==> flow/design.v <==
`default_nettype none
module as2650(
	input clk,
	input rst,
	input [7:0] bus_in,
	output [7:0] bus_out,
	output le_lo,
	output le_hi,
	output OEb,
	output WEb,
	output bus_dir,
	output IOC,
	output IOD,
	input [6:0] irqs,
	output flag,
	input sense,
	output reg [7:0] ext_io_addr,
	output reg io_bus_cyc,
	output reg io_bus_we,
	output reg [7:0] io_bus_out,
	input [7:0] io_bus_in,
	output [7:0] debug_psl,
	output [7:0] debug_psu,
	output [32:0] la_data_out,
	input wb_hidden_rom_enable,
	output reg cpu_hidden_rom_enable,
	output WE_ram
);
reg trap;
reg [7:0] irqs_latch;
wire [2:0] irq_num = irqs_latch[7] ? 3'h7 : (irqs_latch[6] ? 3'h6 : (irqs_latch[5] ? 3'h5 : (irqs_latch[4] ? 3'h4 : (irqs_latch[3] ? 3'h3 : (irqs_latch[2] ? 3'h2 : (irqs_latch[1] ? 3'h1 : 3'h0))))));
reg [7:0] regs [7:0];
reg [7:0] psu;
assign debug_psu = psu;
assign flag = psu[6];
reg [7:0] psl;
assign debug_psl = psl;
reg [15:0] stack [15:0];
wire [15:0] TOS = stack[psu[3:0] - 1];
reg [12:0] PC;
reg [2:0] page_reg; 
reg [11:0] ivectors_base;
reg [15:0] last_addr;
reg [3:0] cycle;
reg [7:0] insin;
reg [15:0] instruction_args_latch;
reg extend;
reg [1:0] warmup;
reg halted;
wire reset = rst || warmup;
reg indirect_cyc;
reg [1:0] indexed_cyc;
reg [15:0] indirect_target;
reg relative_cyc;
wire [7:0] instruction = cycle == FETCH ? bus_in : insin;
localparam FETCH = 0;
localparam PARAM1 = 1;
localparam PARAM2 = 2;
localparam DATA1 = 3;
localparam IO1 = 4;
localparam IO2 = 5;
localparam INVALID = 6;
localparam HALT = 7;
localparam EXT_IO1 = 8;
localparam EXT_IO2 = 9;
localparam EXT_IO3 = 10;
localparam EXT_IO4 = 11;
localparam INTERRUPT_ACTION1 = 12;
wire [7:0] reg_plus_1 = instr_reg_v + 1;
wire [7:0] reg_minus_1 = instr_reg_v - 1;
wire [1:0] index_control = extend ? 2'b11 : indexed_cyc;
wire [7:0] index = instr_reg_v;
wire is_data_fetch_cycle = relative_cyc || indirect_cyc || cycle == DATA1 || is_interrupt_cycle;
wire is_interrupt_cycle = cycle == INTERRUPT_ACTION1;
wire is_instr_fetch_cycle = (cycle == FETCH || cycle == PARAM1 || cycle == PARAM2) && !is_data_fetch_cycle;
wire le_lo_act = (is_instr_fetch_cycle || is_data_fetch_cycle) && (requested_addr[7:0] != last_addr[7:0] && requested_addr[15:8] == last_addr[15:8]) && !IO_cyc;
assign le_lo = le_lo_act && !reset;
wire le_hi_act = (is_instr_fetch_cycle || is_data_fetch_cycle) && (requested_addr[15:8] != last_addr[15:8]) && !IO_cyc;
assign le_hi = le_hi_act && !reset;
wire [15:0] requested_addr = (cycle == DATA1
								? (indirect_cyc || extend ? instruction_args_latch : {page_reg, instruction_args_latch[12:0]})
								: (is_instr_fetch_cycle ? {page_reg, PC} : (indirect_cyc || relative_cyc ? indirect_target : 0))
									+ (!is_instr_fetch_cycle && cycle == PARAM2 ? 1 : 0))
								+ (indexed_data1 ? index : 0);
wire write_cyc = cycle == DATA1 && is_store || (cycle == PARAM1 && relative_cyc && is_store);
assign OEb = !(((is_instr_fetch_cycle || is_data_fetch_cycle) && last_addr == requested_addr) || (IO_cyc && is_IO_READ)) || reset || write_cyc;
assign WE_ram = write_cyc && !reset && (last_addr == requested_addr);
assign WEb = !(write_cyc || (is_IO_WRITE && cycle == IO1)) || reset || (last_addr != requested_addr && !IO_cyc);
assign bus_out = is_IO_WRITE && IO_cyc ? instr_reg_v : (le_lo_act ? requested_addr[7:0] : (le_hi_act ? requested_addr[15:8] : alu_instr_reg));
assign bus_dir = !(!WEb || le_lo_act || le_hi_act || (is_IO_WRITE && IO_cyc)) || reset;
wire IO_cyc = cycle == IO1 || cycle == IO2;
assign IOC = IO_cyc && !insin[6];
assign IOD = IO_cyc && insin[6];
wire is_RETURN = (instruction[7:2] == 6'b000101 || instruction[7:2] == 6'b001101) && !extend;
wire is_DAR = instruction[7:2] == 6'b100101 && !extend;
wire is_CLR = instruction[7:2] == 6'h31 && !extend;
wire is_EXT = instruction == 8'hB7 && !extend;
wire is_HALT = instruction == 8'h40 && !extend;
wire is_NOP = instruction == 8'hC0 && !extend;
wire is_XCHG = instruction == 8'h91 && !extend;
wire is_MUL = instruction == 8'h90 && !extend;
wire is_ZBR = (instruction == 8'h9B || instruction == 8'hBB) && !extend;
wire is_BXA = (instruction == 8'h9F || instruction == 8'hBF) && !extend;
wire is_LPS = instruction[7:1] == 7'h49 && !extend;
wire is_SPS = instruction[7:1] == 7'h09 && !extend;
wire is_BRANCH = instruction[4:3] == 2'b11;
wire needs_param = (instruction[3:2] == 2'b01 || instruction[3:2] == 2'b10) && !is_RETURN && !is_DAR && !is_CLR && !is_EXT && !extend;
wire needs_2_param = instruction[3:2] == 2'b11 || (extend && instruction[3:2] == 2'b10);
wire is_indexed = ((instruction[3:2] == 2'b11 && instruction_args_latch[14:13] != 2'b00) && !is_BRANCH && !indirect_cyc && !extend) || (extend && (instruction[7:2] == 6'h03 || instruction[7:2] == 6'h33));
wire is_indirect_pre = (instruction[3:2] == 2'b10 || instruction[3:2] == 2'b11) && !indirect_cyc && !extend;
wire is_indirect_p1 = bus_in[7] && is_indirect_pre;
wire is_indirect_p2 = instruction_args_latch[15] && is_indirect_pre;
wire is_store = (instruction[7:4] == 4'hC && !is_NOP && !extend) || (instruction[7:3] == 5'h19 && extend);
wire is_COM = instruction[7:4] == 4'hE && !extend;
wire is_ALU_op = !instruction[4] && !is_store && !is_HALT && !is_COM && (!extend || instruction[3] == 1);
wire is_immediate = instruction[3:2] == 2'b01;
wire is_zero_reg = instruction[3:2] == 2'b00;
wire is_add_sub = instruction[7:5] == 3'h4 || instruction[7:5] == 3'h5;
wire is_relative = instruction[3:2] == 2'b10;
wire is_PUSH = instruction == 8'h10 && !extend;
wire is_POP = instruction == 8'h11 && !extend;
wire is_TPS = instruction[7:1] == 7'h5A && !extend;
wire is_CPS = instruction[7:1] == 7'h3A && !extend;
wire is_PPS = instruction[7:1] == 7'h3B && !extend;
wire is_RRR = instruction[7:2] == 6'h14 && !extend;
wire is_RRL = instruction[7:2] == 6'h34 && !extend;
wire is_TMI = instruction[7:2] == 6'h3D && !extend;
wire is_IO_READ = (instruction[7:2] == 6'h0C || instruction[7:2] == 6'h1C) && !extend;
wire is_IO_WRITE = (instruction[7:2] == 6'h2C || instruction[7:2] == 6'h3C) && !extend;
wire is_CPL = instruction[7:2] == 6'h38 && extend;
wire is_PSHS = instruction == 8'h10 && extend;
wire is_POPS = instruction == 8'h11 && extend;
wire is_SVB = instruction == 8'h12 && extend;
wire is_CHRP = instruction == 8'h13 && extend;
wire is_EXT_IO = (instruction[7:2] == 6'h15 || instruction[7:2] == 6'h35) && !extend;
wire is_TRAP = instruction == 8'h90 && extend;
wire is_CLRT = instruction == 8'h91 && extend;
wire is_LIR = instruction == 8'h92 && extend;
wire is_SIR = instruction == 8'h93 && extend;
wire [2:0] instr_reg_a = {psl[4], instruction[1:0]};
wire [7:0] instr_reg_v = regs[instr_reg_a];
wire [12:0] relative_eff_address_pre = PC + 1 + {bus_in[6], bus_in[6], bus_in[6], bus_in[6], bus_in[6], bus_in[6], bus_in[6:0]};
wire [15:0] relative_eff_address = {page_reg, relative_eff_address_pre};
wire is_CC_BRANCH = instruction[7:4] == 4'h1 || instruction[7:4] == 4'h3 || instruction[7:4] == 4'h9 || instruction[7:4] == 4'hB;
wire is_REG_BRANCH = !is_CC_BRANCH;
wire is_BRANCH_SUB = instruction[7:4] != 4'hF && instruction[5:4] == 2'b11;
wire [7:0] branch_compare_reg = instruction[7:4] == 4'hD ? reg_plus_1 : (instruction[7:4] == 4'hF ? reg_minus_1 : instr_reg_v);
wire should_branch = (is_CC_BRANCH && instruction[7] && psl[7:6] != instruction[1:0]) || (is_CC_BRANCH && !instruction[7] && instruction[1:0] == 2'b11) || (is_CC_BRANCH && !instruction[7] && psl[7:6] == instruction[1:0] || (is_REG_BRANCH && branch_compare_reg != 8'h00)) || is_ZBR || is_BXA;
wire [15:0] zbr_target = {(bus_in[6] ? 10'b0000000111 : 10'h000), bus_in[5:0]};
wire [2:0] r0_a = {psl[4], 2'b00};
wire [2:0] r1_a = {psl[4], 2'b01};
wire [2:0] r2_a = {psl[4], 2'b10};
wire [2:0] r3_a = {psl[4], 2'b11};
assign la_data_out = {halted, regs[r3_a], regs[r2_a], regs[r1_a], regs[r0_a]};
wire [15:0] mul_res = regs[r0_a] * regs[r1_a];
wire [7:0] rrr = psl[3] ? {psl[0], instr_reg_v[7:1]} : {instr_reg_v[0], instr_reg_v[7:1]};
wire [7:0] rrl = psl[3] ? {instr_reg_v[6:0], psl[0]} : {instr_reg_v[6:0], instr_reg_v[7]};
wire indexed_data1 = indexed_cyc && cycle == DATA1;
wire [7:0] alu_instr_reg = indexed_data1 ? regs[r0_a] : instr_reg_v;
wire [7:0] alu_input1 = is_zero_reg ? regs[r0_a] : alu_instr_reg;
wire [7:0] alu_input2 = is_zero_reg ? instr_reg_v : bus_in;
wire [2:0] alu_op = instruction[7:5];
reg [8:0] alu_next;
always @(*) begin
	case(alu_op)
		1: alu_next = {psl[0], alu_input1 ^ alu_input2};
		2: alu_next = {psl[0], alu_input1 & alu_input2};
		3: alu_next = {psl[0], alu_input1 | alu_input2};
		4: alu_next = {1'b0, alu_input1} + {1'b0, alu_input2} + {8'h00, (psl[3] && psl[0])};
		5: alu_next = {1'b0, alu_input1} + {1'b0, ~alu_input2} + {8'h00, (!psl[3] || psl[0])};
		default: alu_next = {psl[0], alu_input2};
	endcase
end
wire next_idc = alu_next[4] != alu_input1[4] ^ (instruction[7:5] == 5 ? ~alu_input2[4] : alu_input2[4]);
wire next_ovf = alu_input1[7] == alu_input2[7] && alu_next[7] != alu_input1[7];
always @(posedge clk) begin
	if(rst || (warmup != 0)) begin
		psl <= 8'h00;
		psu <= 8'h20;  
		cycle <= 4'h0;
		last_addr <= 16'hAAAA;
		insin <= 8'h00;
		instruction_args_latch <= 16'h0000;
		PC <= 13'h0000;
		extend <= 1'b0;
		warmup <= rst ? 2'b11 : warmup - 1;
		halted <= 1'b0;
		indirect_cyc <= 1'b0;
		indirect_target <= 16'h0000;
		relative_cyc <= 1'b0;
		regs[0] <= 8'h00;
		regs[1] <= 8'h00;
		regs[2] <= 8'h00;
		regs[3] <= 8'h00;
		regs[4] <= 8'h00;
		regs[5] <= 8'h00;
		regs[6] <= 8'h00;
		regs[7] <= 8'h00;
		indexed_cyc <= 2'b00;
		page_reg <= 3'b000;
		ivectors_base <= 12'h000;
		chirp_ptr <= 3'b000;
		ext_io_addr <= 8'h00;
		io_bus_cyc <= 1'b0;
		io_bus_we <= 1'b0;
		io_bus_out <= 8'h00;
		trap <= 1'b0;
		cpu_hidden_rom_enable <= wb_hidden_rom_enable;
	end else begin
		psu[7] <= sense;
		if(psl[4]) regs[3'b000] <= regs[3'b100];
		else regs[3'b100] <= regs[3'b000];
		if(le_lo_act) last_addr[7:0] <= requested_addr[7:0];
		if(le_hi_act) last_addr[15:8] <= requested_addr[15:8];
		if(cycle == FETCH) begin
			indirect_cyc <= 1'b0;
			relative_cyc <= 1'b0;
			indexed_cyc <= 2'b00;
			instruction_args_latch <= 16'h0000;
			if(last_addr == requested_addr) begin
				PC <= PC + 1;
				insin <= bus_in;
				if(is_LIR) begin
					instruction_args_latch <= {regs[r3_a], regs[r2_a]};
					cycle <= DATA1;
					extend <= 1'b0;
					insin <= 8'h0C;
				end else if(is_SIR) begin
					instruction_args_latch <= {regs[r3_a], regs[r2_a]};
					cycle <= DATA1;
					extend <= 1'b0;
					insin <= 8'hCC;
				end else if(needs_param || needs_2_param) begin
					if(is_BRANCH && !should_branch) begin
						PC <= PC + (needs_2_param ? 3 : 2);
						cycle <= FETCH;
						if(is_REG_BRANCH) regs[instr_reg_a] <= branch_compare_reg;
					end else cycle <= PARAM1;
				end else begin
					if(is_HALT) halted <= 1'b1;
					extend <= is_EXT;
					if(is_CPL) begin
						regs[instr_reg_a] <= ~instr_reg_v;
					end
					if(is_TRAP) begin
						trap <= 1'b1;
					end
					if(is_CLRT) begin
						trap <= 1'b0;
					end
					if(is_XCHG) begin
						regs[r0_a] <= regs[r1_a];
						regs[r1_a] <= regs[r0_a];
					end
					if(is_PUSH) begin
						stack[psu[3:0]] <= {regs[r1_a], regs[r0_a]};
						psu[3:0] <= psu[3:0] + 1;
					end
					if(is_POP) begin
						regs[r0_a] <= TOS[7:0];
						regs[r1_a] <= TOS[15:8];
						psu[3:0] <= psu[3:0] - 1;
					end
					if(is_PSHS) begin
						stack[psu[3:0]] <= {psu, psl};
						psu[3:0] <= psu[3:0] + 1;
					end
					if(is_POPS) begin
						psl <= TOS[7:0];
						psu <= {TOS[15:12], psu[3:0] - 4'b0001};
					end
					if(is_SVB) begin
						ivectors_base <= {regs[r1_a], regs[r0_a][7:4]};
					end
					if(is_CHRP) begin
						regs[r0_a] <= {1'b0, chirpchar};
						chirp_ptr <= chirp_ptr + 1;
						psl[7:6] <= 2'b01;
					end
					if(is_CLR) begin
						regs[instr_reg_a] <= 8'h00;
					end
					if(is_RETURN) begin
						if(instruction[1:0] == 2'b11 || instruction[1:0] == psl[7:6]) begin
							PC <= TOS[12:0];
							page_reg <= TOS[15:13];
							psu[3:0] <= psu[3:0] - 1;
							if(instruction[5]) psu[5] <= 1'b0;
						end
					end
					if(is_MUL) begin
						regs[r0_a] <= mul_res[7:0];
						regs[r1_a] <= mul_res[15:8];
						psl[7:6] <= mul_res > 32767 ? 'b10 : (mul_res != 0 ? 'b01 : 'b00);
					end
					if(is_COM && is_zero_reg) begin
						perform_compare(regs[r0_a], regs[instr_reg_a]);
					end else if(is_ALU_op && is_zero_reg) begin
						perform_alu_op(r0_a);
					end else if(is_store && !is_NOP && is_zero_reg) begin
						regs[instr_reg_a] <= regs[r0_a];
						set_cc_for(regs[r0_a]);
					end 
					if(is_DAR) begin
						regs[instr_reg_a] <= {regs[instr_reg_a][7:4] + (psl[0] ? 4'h0 : 4'hA), regs[instr_reg_a][3:0] + (psl[5] ? 4'h0 : 4'hA)};
					end 
					if(is_RRR) begin
						if(psl[3]) begin
							psl[0] <= instr_reg_v[0];
							psl[5] <= instr_reg_v[6];
						end
						set_cc_for(rrr);
						regs[instr_reg_a] <= rrr;
					end 
					if(is_RRL) begin
						if(psl[3]) begin
							psl[0] <= instr_reg_v[7];
							psl[5] <= instr_reg_v[4];
						end
						set_cc_for(rrl);
						regs[instr_reg_a] <= rrl;
					end
					if(is_LPS) begin
						if(instruction[0]) psl <= regs[r0_a];
						else psu <= regs[r0_a];
					end
					if(is_SPS) begin
						if(instruction[0]) begin
							regs[r0_a] <= psl;
							set_cc_for(psl);
						end else begin
							regs[r0_a] <= psu;
							set_cc_for(psu);
						end
					end
					cycle <= is_HALT ? HALT : (is_IO_READ || is_IO_WRITE ? IO1 : FETCH);
				end
			end
		end
		if(cycle == PARAM1) begin
			if(last_addr == requested_addr) begin
				if(is_instr_fetch_cycle) PC <= PC + 1;
				if(is_immediate || relative_cyc) begin
					if(is_store) begin
					end else if(is_ALU_op) begin
						perform_alu_op(instr_reg_a);
					end else begin
						if(is_TPS) begin
							if(((instruction[0] ? psl : psu) & bus_in) == bus_in) psl[7:6] <= 2'b00;
							else psl[7:6] <= 2'b01;
						end
						if(is_CPS) begin
							if(instruction[0]) psl <= psl & ~bus_in;
							else psu <= psu & ~bus_in;
						end
						if(is_PPS) begin
							if(instruction[0]) psl <= psl | bus_in;
							else psu <= psu | bus_in;
						end
						if(is_EXT_IO) begin
							ext_io_addr <= bus_in;
						end
						if(is_COM) begin
							perform_compare(alu_instr_reg, bus_in);
						end
						if(is_TMI) begin
							if((instr_reg_v & bus_in) == instr_reg_v) psl[7:6] <= 2'b00;
							else psl[7:6] <= 2'b01;
						end
					end
					cycle <= is_EXT_IO ? EXT_IO1 : FETCH;
					extend <= 1'b0;
					relative_cyc <= 1'b0;
				end else if(needs_2_param || indirect_cyc) begin
					cycle <= PARAM2;
				end else if(is_relative && is_indirect_p1) begin
					indirect_target <= is_ZBR ? zbr_target : relative_eff_address;
					indirect_cyc <= 1'b1;
				end else if(is_relative && !is_indirect_p1) begin
					if(is_BRANCH) begin
						if(is_ZBR) perform_branch(zbr_target);
						else perform_branch(relative_eff_address);
						extend <= 1'b0;
						cycle <= FETCH;
					end else begin
						relative_cyc <= 1'b1;
						indirect_target <= relative_eff_address;
					end
				end
				instruction_args_latch[15:8] <= bus_in;
			end
		end
		if(cycle == PARAM2) begin
			if(last_addr == requested_addr) begin
				if(is_instr_fetch_cycle) PC <= PC + 1;
				if(!indirect_cyc && instruction_args_latch[14:13] != 2'b00 && !is_BRANCH) begin
					indexed_cyc <= is_indexed ? instruction_args_latch[14:13] : 2'b00;
					regs[instr_reg_a] <= !is_indexed || instruction_args_latch[14:13] == 2'b11 || extend ? regs[instr_reg_a] : (instruction_args_latch[14:13] == 2'b01 ? reg_plus_1 : reg_minus_1);
				end
				if(is_indirect_p2 && !indirect_cyc) begin
					indirect_cyc <= 1'b1;
					indirect_target <= is_BRANCH ? {page_reg[2], instruction_args_latch[14:8], bus_in} : {page_reg, instruction_args_latch[12:8], bus_in};
					cycle <= PARAM1;
				end else if(is_BRANCH) begin
					if(instruction == 8'h1F) begin
						cpu_hidden_rom_enable <= 1'b0;
					end
					perform_branch((indirect_cyc || extend ? {instruction_args_latch[15:8], bus_in} : {page_reg[2], instruction_args_latch[14:8], bus_in}) + (is_BXA ? {8'h00, regs[r3_a]} : 16'h0000));
					cycle <= FETCH;
					extend <= 1'b0;
				end else cycle <= DATA1;
				instruction_args_latch[7:0] <= bus_in;
			end
		end
		if(cycle == DATA1) begin
			if(last_addr == requested_addr) begin
				indirect_cyc <= 1'b0;
				indexed_cyc <= 2'b00;
				instruction_args_latch <= 16'h0000;
				if(is_store) begin
				end else if(is_COM) begin
					perform_compare(alu_instr_reg, bus_in);
				end else if(is_ALU_op) begin
					perform_alu_op(indexed_data1 ? r0_a : instr_reg_a);
				end
				cycle <= FETCH;
				extend <= 1'b0;
			end
		end
		if(cycle == IO1) begin
			cycle <= IO2;
		end
		if(cycle == IO2) begin
			if(is_IO_READ) begin
				regs[instr_reg_a] <= bus_in;
				psl[7:6] <= bus_in > 127 ? 2'b10 : (bus_in == 0 ? 2'b00 : 2'b01);
			end
			cycle <= FETCH;
		end
		if(cycle == EXT_IO1) begin
			io_bus_cyc <= 1'b0;
			io_bus_out <= instr_reg_v;
			io_bus_we <= instruction[7];
			cycle <= EXT_IO2;
		end
		if(cycle == EXT_IO2) begin
			io_bus_cyc <= 1'b1;
			cycle <= EXT_IO3;
		end
		if(cycle == EXT_IO3) begin
			cycle <= EXT_IO4;
		end
		if(cycle == EXT_IO4) begin
			io_bus_cyc <= 1'b0;
			if(!instruction[7]) begin
				regs[instr_reg_a] <= io_bus_in;
				set_cc_for(io_bus_in);
			end
			io_bus_we <= 1'b0;
			cycle <= FETCH;
		end
		if(cycle == INTERRUPT_ACTION1) begin
			insin <= 8'h3F;
			indirect_cyc <= 1'b1;
			indirect_target <= {ivectors_base, irq_num, 1'b0};
			psu[5] <= 1'b1;
			cycle <= PARAM1;
		end
		if(cycle == HALT || (cycle == FETCH && last_addr != requested_addr)) begin
			if(irqs != 0 && !psu[5]) begin
				irqs_latch <= {irqs[6], irqs[5], irqs[4], trap, irqs[3], irqs[2], irqs[1], irqs[0]};
				cycle <= INTERRUPT_ACTION1;
			end
		end
	end
end
task set_cc_for(input [7:0] val);
	begin
		psl[7:6] <= val > 127 ? 'b10 : (val != 0 ? 'b01 : 'b00);
	end
endtask
task perform_alu_op(input [2:0] targ_reg);
	begin
		regs[targ_reg] <= alu_next[7:0];
		psl[0] <= alu_next[8];
		set_cc_for(alu_next[7:0]);
		if(is_add_sub) begin
			psl[5] <= next_idc;
			psl[2] <= next_ovf;
		end
	end
endtask
task perform_compare(input [7:0] in1, input [7:0] in2);
	begin
		if(in1 == in2) psl[7:6] <= 2'b00;
		else if(psl[1] || in1[7] == in2[7]) begin
			if(in1 > in2) psl[7:6] <= 2'b01;
			else if(in1 < in2) psl[7:6] <= 2'b10;
		end else psl[7:6] <= in1[7] ? 2'b10 : 2'b01;
	end
endtask
task perform_branch(input [15:0] target);
	begin
			if(is_BRANCH_SUB) begin
				stack[psu[3:0]] <= {page_reg, indirect_cyc || is_interrupt_cycle ? PC : PC + 13'h0001};
				psu[3:0] <= psu[3:0] + 1;
			end
			PC <= target[12:0];
			page_reg <= target[15:13];
			if(is_REG_BRANCH) regs[instr_reg_a] <= branch_compare_reg;
	end
endtask
reg [2:0] chirp_ptr;
reg [6:0] chirpchar;
always @(*) begin
	case(chirp_ptr)
		0: chirpchar = 7'h43;
		1: chirpchar = 7'h68;
		2: chirpchar = 7'h69;
		3: chirpchar = 7'h72;
		4: chirpchar = 7'h70;
		5: chirpchar = 7'h21;
		6: chirpchar = 13;
		7: chirpchar = 10;
	endcase
end
endmodule
[From RTL to reports: as2650]
Module as2650 before and after one edit of its RTL, step after step.
"unedited" refers to lines of the RTL above, "edited" to lines of the edited file.
"difference": "edited" minus "unedited" as printed here. "relative change": 100 x difference / "unedited".
Library cell names are shortened.
Not given: n/a
Inputs
  design top: as2650
  clock input: clk
  library: sky130hd
  corner: tt_025C_1v80

[Diff]
Unified diff, file above to edited file.
The edited RTL no longer does the same as the RTL above: the edit was made by script, with no optimisation intended.
begin of diff
@@ -431,5 +431,5 @@
 			cycle <= IO2;
 		end
-		if(cycle == IO2) begin
+		if(cycle != IO2) begin
 			if(is_IO_READ) begin
 				regs[instr_reg_a] <= bus_in;
end of diff

[Word level]
Counts by Yosys on the flattened word-level netlist (proc, flatten, opt, wreduce; memories kept). Print and check cells are left out.
Yosys's memory passes give these memory sizes; they may raise the number of words (mostly to a power of two), join words into wider ones and drop unused or constant bits.
Cells by class
  $add $sub $neg: unedited 20, edited 20, difference 0, relative change 0.00%
  multipliers: unedited 1, edited 1, difference 0, relative change 0.00%
  $lt $le $gt $ge: unedited 13, edited 13, difference 0, relative change 0.00%
  eq/ne operators: unedited 89, edited 90, difference +1, relative change +1.12%
  mux-type cells: unedited 928, edited 928, difference 0, relative change 0.00%
  bitwise operators: unedited 45, edited 45, difference 0, relative change 0.00%
  reduce/logical cells: unedited 216, edited 216, difference 0, relative change 0.00%
Operators with widths
  != test 4 x 3 -> 1 bit with constant B: unedited 0, edited 1, difference +1
Operator kinds equal on both sides are left out: 85.
Word-level totals
  bits in registers: unedited 143, edited 143, difference 0, relative change 0.00%
  memory bits (writable): unedited 320, edited 320, difference 0, relative change 0.00%
  ROM bits: unedited 56, edited 56, difference 0, relative change 0.00%
  memories kept: unedited 3, edited 3, difference 0, relative change 0.00%
  input bits: unedited 27, edited 27, difference 0, relative change 0.00%
  output and inout bits: unedited 85, edited 85, difference 0, relative change 0.00%

[Longest topological paths]
Longest topological path by Yosys (ltp), each cell counted once; first at word level (registers and memories cut), then after technology mapping (sequential cells cut; the memories' decode and read muxes count).
Depth
  depth after elaboration: unedited 54, edited 54, difference 0, relative change 0.00%
  ABC_AREA: unedited 0, edited 0
  depth in mapped cells: unedited 32, edited 28, difference -4, relative change -12.50%
  mapped depth without buffers: unedited 27, edited 22, difference -5, relative change -18.52%

[After synthesis]
Source: synth_stat.txt of the flow (Yosys; design flattened, memories mapped). It holds for the ABC_AREA given above (unset counts as 0); a run with the other value may have another netlist.
Cells by type
  nand2_1: unedited 360, edited 231, difference -129, relative change -35.83%
  nor2_1: unedited 421, edited 327, difference -94, relative change -22.33%
  a21oi_1: unedited 299, edited 208, difference -91, relative change -30.43%
  nand3_1: unedited 124, edited 58, difference -66, relative change -53.23%
  clkbuf_1: unedited 194, edited 152, difference -42, relative change -21.65%
  inv_1: unedited 173, edited 132, difference -41, relative change -23.70%
  o21ai_0: unedited 205, edited 168, difference -37, relative change -18.05%
  dfxtp_1: unedited 147, edited 111, difference -36, relative change -24.49%
  nor3_1: unedited 96, edited 60, difference -36, relative change -37.50%
  xnor2_1: unedited 89, edited 59, difference -30, relative change -33.71%
  xor2_1: unedited 42, edited 16, difference -26, relative change -61.90%
  nand4_1: unedited 46, edited 21, difference -25, relative change -54.35%
  and3_1: unedited 36, edited 15, difference -21, relative change -58.33%
  a31oi_1: unedited 47, edited 30, difference -17, relative change -36.17%
  o21a_1: unedited 26, edited 42, difference +16, relative change +61.54%
  mux2i_1: unedited 109, edited 94, difference -15, relative change -13.76%
  nor4_1: unedited 34, edited 19, difference -15, relative change -44.12%
  buf_1: unedited 30, edited 15, difference -15, relative change -50.00%
Cell types equal on both sides are left out: 7.
Not every row of either side is listed.
Mapped netlist
  cell count: unedited 3778, edited 3009, difference -769, relative change -20.35%
  cell area after synthesis (um2): unedited 34144.0, edited 29524.6, difference -4619.4, relative change -13.53%
  area of sequential cells (um2): unedited 12852.3, edited 12131.6, difference -720.7, relative change -5.61%
  flip-flops: unedited 477, edited 441, difference -36, relative change -7.55%
  buffers: unedited 242, edited 215, difference -27, relative change -11.16%

[Timing after synthesis]
OpenSTA on the mapped netlist: ideal clock, no wires. The path of least setup slack (recovery checks aside). Input and output delay are each 20% of the period. Register names are those of the netlist, which keeps one name where synthesis merged equal registers.
Timing path after synthesis
  kind: unedited input to output, edited input to output
  start: unedited input bus_in[0], edited input bus_in[3]
  end: unedited output bus_out[5], edited output bus_dir
  clock period (ns): unedited 16.0, edited 16.0, difference 0.0, relative change 0.00%
  input delay (ns): unedited 3.200, edited 3.200, difference 0.000, relative change 0.00%
  external output delay (ns): unedited 3.200, edited 3.200, difference 0.000, relative change 0.00%
  time at the first pin (ns): unedited 3.200, edited 3.200, difference 0.000, relative change 0.00%
  arrival (ns): unedited 8.417, edited 5.380, difference -3.037, relative change -36.08%
  required time (ns): unedited 12.800, edited 12.800, difference 0.000, relative change 0.00%
  slack (ns): unedited 4.383, edited 7.420, difference +3.037
  path delay (ns): unedited 5.217, edited 2.180, difference -3.037, relative change -58.21%
  stages on the path: unedited 23, edited 10, difference -13, relative change -56.52%
  path buffers: unedited 5, edited 2, difference -3, relative change -60.00%
  synthesis period reached (ns): unedited 11.617, edited 8.58, difference -3.037, relative change -26.14%
"path delay" is the arrival time less input delay plus setup time.
A path that ends at an output port has no setup time.
"stages on the path" counts driving pins, that of a launching flip-flop among them; a cell with two outputs on the path counts twice.
"synthesis period reached" = period - worst setup slack (recovery checks aside). The figure is calculated, with input and output delays left at 20% of the set period.
Between the ends stands the longest chain of elaborated cells between them, by number of cells; it is not shown to be the way that was timed. Of several equally long chains one is given.
A line is the first line of the expression or statement that the cell stems from. Yosys adds cells for indexed reads and writes and turns some case tables into memories.
The chain passes a memory read, where the word-level depth is cut; so it can be longer than that depth.
On the way, after synthesis, unedited
  cells stage by stage: mux2_2 -> mux4_2 -> mux2i_1 -> clkbuf_1 -> buf_1 -> nor2_1 -> ha_1 -> o21ai_0 -> o21a_1 -> o31ai_1 -> o31ai_1 -> nor3_1 -> xnor3_1 -> and3b_1 -> and4_1 -> buf_2 -> buf_1 -> nor2_1 -> buf_2 -> nand2_1 -> o211ai_1 -> o211ai_1 -> o21ai_0
  length of the longest elaborated chain: 10
  elaborated cells between the ends (all ways): 16
  source lines of those cells: 8
Ends and longest elaborated chain, after synthesis, unedited
  from (decl): RTL line 5  | input [7:0] bus_in,
  2-to-1 mux 8 bit: RTL line 55  | wire [7:0] instruction = cycle == FETCH ? bus_in : insin;
  memory read (8 x 8 bit): RTL line 32  | reg [7:0] regs [7:0];
  2-to-1 mux 8 bit: RTL line 84  | + (indexed_data1 ? index : 0);
  adder 16 x 8 -> 16 bit: RTL line 80  | wire [15:0] requested_addr = (cycle == DATA1
  != test 8 bit: RTL line 78  | wire le_hi_act = (is_instr_fetch_cycle || is_data_fetch_cycle) && (requested_addr[15:8] != last_addr[15:8]) && ...
  logical AND 1 bit x2: RTL line 78
  2-to-1 mux 8 bit x3: RTL line 89  | assign bus_out = is_IO_WRITE && IO_cyc ? instr_reg_v : (le_lo_act ? requested_addr[7:0] : (le_hi_act ? request ...
  to (decl): RTL line 6  | output [7:0] bus_out,
On the way, after synthesis, edited
  cells stage by stage: clkbuf_1 -> mux2i_1 -> ha_1 -> clkbuf_1 -> nand2b_1 -> o21bai_1 -> and3_1 -> nand4_1 -> o21bai_1 -> a21boi_0
  length of the longest elaborated chain: 19
  elaborated cells between the ends (all ways): 28
Ends and longest elaborated chain, after synthesis, edited
  from (decl): RTL line 5  | input [7:0] bus_in,
  2-to-1 mux 8 bit: RTL line 55  | wire [7:0] instruction = cycle == FETCH ? bus_in : insin;
  equality test 8 bit: RTL line 99  | wire is_NOP = instruction == 8'hC0 && !extend;
  logical AND 1 bit: RTL line 99
  logical NOT 1 bit: RTL line 113  | wire is_store = (instruction[7:4] == 4'hC && !is_NOP && !extend) || (instruction[7:3] == 5'h19 && extend);
  logical AND 1 bit x2: RTL line 113
  logical OR 1 bit: RTL line 113
  logical AND 1 bit: RTL line 85  | wire write_cyc = cycle == DATA1 && is_store || (cycle == PARAM1 && relative_cyc && is_store);
  logical OR 1 bit: RTL line 85
  logical OR 1 bit: RTL line 88  | assign WEb = !(write_cyc || (is_IO_WRITE && cycle == IO1)) || reset || (last_addr != requested_addr && !IO_cyc ...
  logical NOT 1 bit: RTL line 88
  logical OR 1 bit x2: RTL line 88
  logical NOT 1 bit: RTL line 90  | assign bus_dir = !(!WEb || le_lo_act || le_hi_act || (is_IO_WRITE && IO_cyc)) || reset;
  logical OR 1 bit x3: RTL line 90
  logical NOT 1 bit: RTL line 90
  logical OR 1 bit: RTL line 90
  to (decl): RTL line 11  | output bus_dir,
Nets of the timed path that keep an RTL name, with a line that drives or declares them; the list need not be complete.
Named nets, after synthesis, edited (RTL line)
  WEb: 88

[Path in the finished layout]
From the final timing report of the runs of pair A: the path of least setup slack in the routed layout; clock arrival at registers is part of the times.
Timing path post-layout
  kind: unedited input to output, edited input to output
  start: unedited input bus_in[0], edited input bus_in[3]
  end: unedited output bus_out[5], edited output bus_dir
  clock period (ns): unedited 14.6, edited 14.6, difference 0.0, relative change 0.00%
  input delay (ns): unedited 2.92, edited 2.92, difference 0.00, relative change 0.00%
  external output delay (ns): unedited 2.92, edited 2.92, difference 0.00, relative change 0.00%
  time at the first pin (ns): unedited 2.92, edited 2.92, difference 0.00, relative change 0.00%
  arrival (ns): unedited 10.38, edited 6.93, difference -3.45, relative change -33.24%
  required time (ns): unedited 11.68, edited 11.68, difference 0.00, relative change 0.00%
  slack (ns): unedited 1.30, edited 4.75, difference +3.45
  stages on the path: unedited 23, edited 12, difference -11, relative change -47.83%
  path buffers: unedited 5, edited 4, difference -1, relative change -20.00%
Between the ends stands the longest chain of elaborated cells between them, by number of cells; it is not shown to be the way that was timed. Of several equally long chains one is given.
The chain passes a memory read, where the word-level depth is cut; so it can be longer than that depth.
On the way, post-layout, unedited
  cells stage by stage: clkdlybuf4s50_1 -> mux2_2 -> buf_4 -> mux4_2 -> mux2i_2 -> buf_4 -> nor2_1 -> ha_1 -> o21ai_0 -> o21a_1 -> o31ai_1 -> a311oi_1 -> o31ai_1 -> xor2_1 -> o211a_1 -> and4_1 -> buf_4 -> nor2_1 -> nand2_1 -> o211ai_1 -> o211ai_1 -> o21ai_0 -> clkdlybuf4s50_1
  length of the longest elaborated chain: 10
  elaborated cells between the ends (all ways): 16
  source lines of those cells: 8
Ends and longest elaborated chain, post-layout, unedited
  from (decl): RTL line 5  | input [7:0] bus_in,
  2-to-1 mux 8 bit: RTL line 55  | wire [7:0] instruction = cycle == FETCH ? bus_in : insin;
  memory read (8 x 8 bit): RTL line 32  | reg [7:0] regs [7:0];
  2-to-1 mux 8 bit: RTL line 84  | + (indexed_data1 ? index : 0);
  adder 16 x 8 -> 16 bit: RTL line 80  | wire [15:0] requested_addr = (cycle == DATA1
  != test 8 bit: RTL line 78  | wire le_hi_act = (is_instr_fetch_cycle || is_data_fetch_cycle) && (requested_addr[15:8] != last_addr[15:8]) && ...
  logical AND 1 bit x2: RTL line 78
  2-to-1 mux 8 bit x3: RTL line 89  | assign bus_out = is_IO_WRITE && IO_cyc ? instr_reg_v : (le_lo_act ? requested_addr[7:0] : (le_hi_act ? request ...
  to (decl): RTL line 6  | output [7:0] bus_out,
On the way, post-layout, edited
  cells stage by stage: clkdlybuf4s50_1 -> buf_4 -> mux2i_1 -> ha_1 -> buf_4 -> nand2b_1 -> o21bai_1 -> and3_1 -> nand4_1 -> o21bai_1 -> a21boi_0 -> clkdlybuf4s50_1
  length of the longest elaborated chain: 19
  elaborated cells between the ends (all ways): 28
Ends and longest elaborated chain, post-layout, edited
  from (decl): RTL line 5  | input [7:0] bus_in,
  2-to-1 mux 8 bit: RTL line 55  | wire [7:0] instruction = cycle == FETCH ? bus_in : insin;
  equality test 8 bit: RTL line 99  | wire is_NOP = instruction == 8'hC0 && !extend;
  logical AND 1 bit: RTL line 99
  logical NOT 1 bit: RTL line 113  | wire is_store = (instruction[7:4] == 4'hC && !is_NOP && !extend) || (instruction[7:3] == 5'h19 && extend);
  logical AND 1 bit x2: RTL line 113
  logical OR 1 bit: RTL line 113
  logical AND 1 bit: RTL line 85  | wire write_cyc = cycle == DATA1 && is_store || (cycle == PARAM1 && relative_cyc && is_store);
  logical OR 1 bit: RTL line 85
  logical OR 1 bit: RTL line 88  | assign WEb = !(write_cyc || (is_IO_WRITE && cycle == IO1)) || reset || (last_addr != requested_addr && !IO_cyc ...
  logical NOT 1 bit: RTL line 88
  logical OR 1 bit x2: RTL line 88
  logical NOT 1 bit: RTL line 90  | assign bus_dir = !(!WEb || le_lo_act || le_hi_act || (is_IO_WRITE && IO_cyc)) || reset;
  logical OR 1 bit x3: RTL line 90
  logical NOT 1 bit: RTL line 90
  logical OR 1 bit: RTL line 90
  to (decl): RTL line 11  | output bus_dir,

[Layout results]
Both versions went through the flow (Yosys, OpenROAD) with the same settings in each pair. Constraints: input delay and output delay 20% of the set period each, output load 0.01 pF.
Flow settings, pair A
  CORE_UTILIZATION: 40
  period_ns: 14.6
  CAP_MARGIN: 20
  CORE_MARGIN: 2
  SLEW_MARGIN: 20
Measured results, pair A
  mapped cell area after synthesis (um2): unedited 34144.0, edited 29524.6, difference -4619.4, relative change -13.53%
  overall die area (um2): unedited 87713.7, edited 75999.5, difference -11714.2, relative change -13.36%
  standard-cell area of the final layout (um2): unedited 38953.6, edited 33256.9, difference -5696.7, relative change -14.62%
  worst setup slack after layout (ns): unedited 1.301, edited 4.753, difference +3.452
  total negative slack (ns): unedited 0.000, edited 0.000, difference 0.000
  final worst hold slack (ns): unedited 0.456, edited 0.485, difference +0.029
  overall power (uW): unedited 3216, edited 2878, difference -338, relative change -10.51%
  clock period achieved (ns): unedited 13.299, edited 9.847, difference -3.452, relative change -25.96%
Flow settings, pair B
  CELL_PAD_IN_SITES_GLOBAL_PLACEMENT: 2
  CORE_ASPECT_RATIO: 1.58
  CORE_MARGIN: 10
  CORE_UTILIZATION: 44
  GPL_ROUTABILITY_DRIVEN: 0
  GPL_TIMING_DRIVEN: 1
  PLACE_DENSITY_LB_ADDON: 0.22
  SETUP_SLACK_MARGIN: 3.63
  period_ns: 14.7
  CAP_MARGIN: 20
  SLEW_MARGIN: 20
Measured results, pair B
  mapped cell area after synthesis (um2): unedited 34144.0, edited 29524.6, difference -4619.4, relative change -13.53%
  overall die area (um2): unedited 89435.0, edited 78134.4, difference -11300.6, relative change -12.64%
  standard-cell area of the final layout (um2): unedited 39252.6, edited 32955.4, difference -6297.2, relative change -16.04%
  worst setup slack after layout (ns): unedited 3.676, edited 4.809, difference +1.133
  total negative slack (ns): unedited 0.000, edited 0.000, difference 0.000
  final worst hold slack (ns): unedited 0.459, edited 0.479, difference +0.020
  overall power (uW): unedited 3103, edited 2714, difference -389, relative change -12.54%
  clock period achieved (ns): unedited 11.024, edited 9.891, difference -1.133, relative change -10.28%
"clock period achieved" means the clock period less the worst setup slack. The figure is calculated, with input and output delays left at 20% of the set period.
By "overall power" is meant OpenSTA's value without simulated activity: inputs other than the clock are taken to toggle once in ten clock periods, and the tool carries that through the logic.
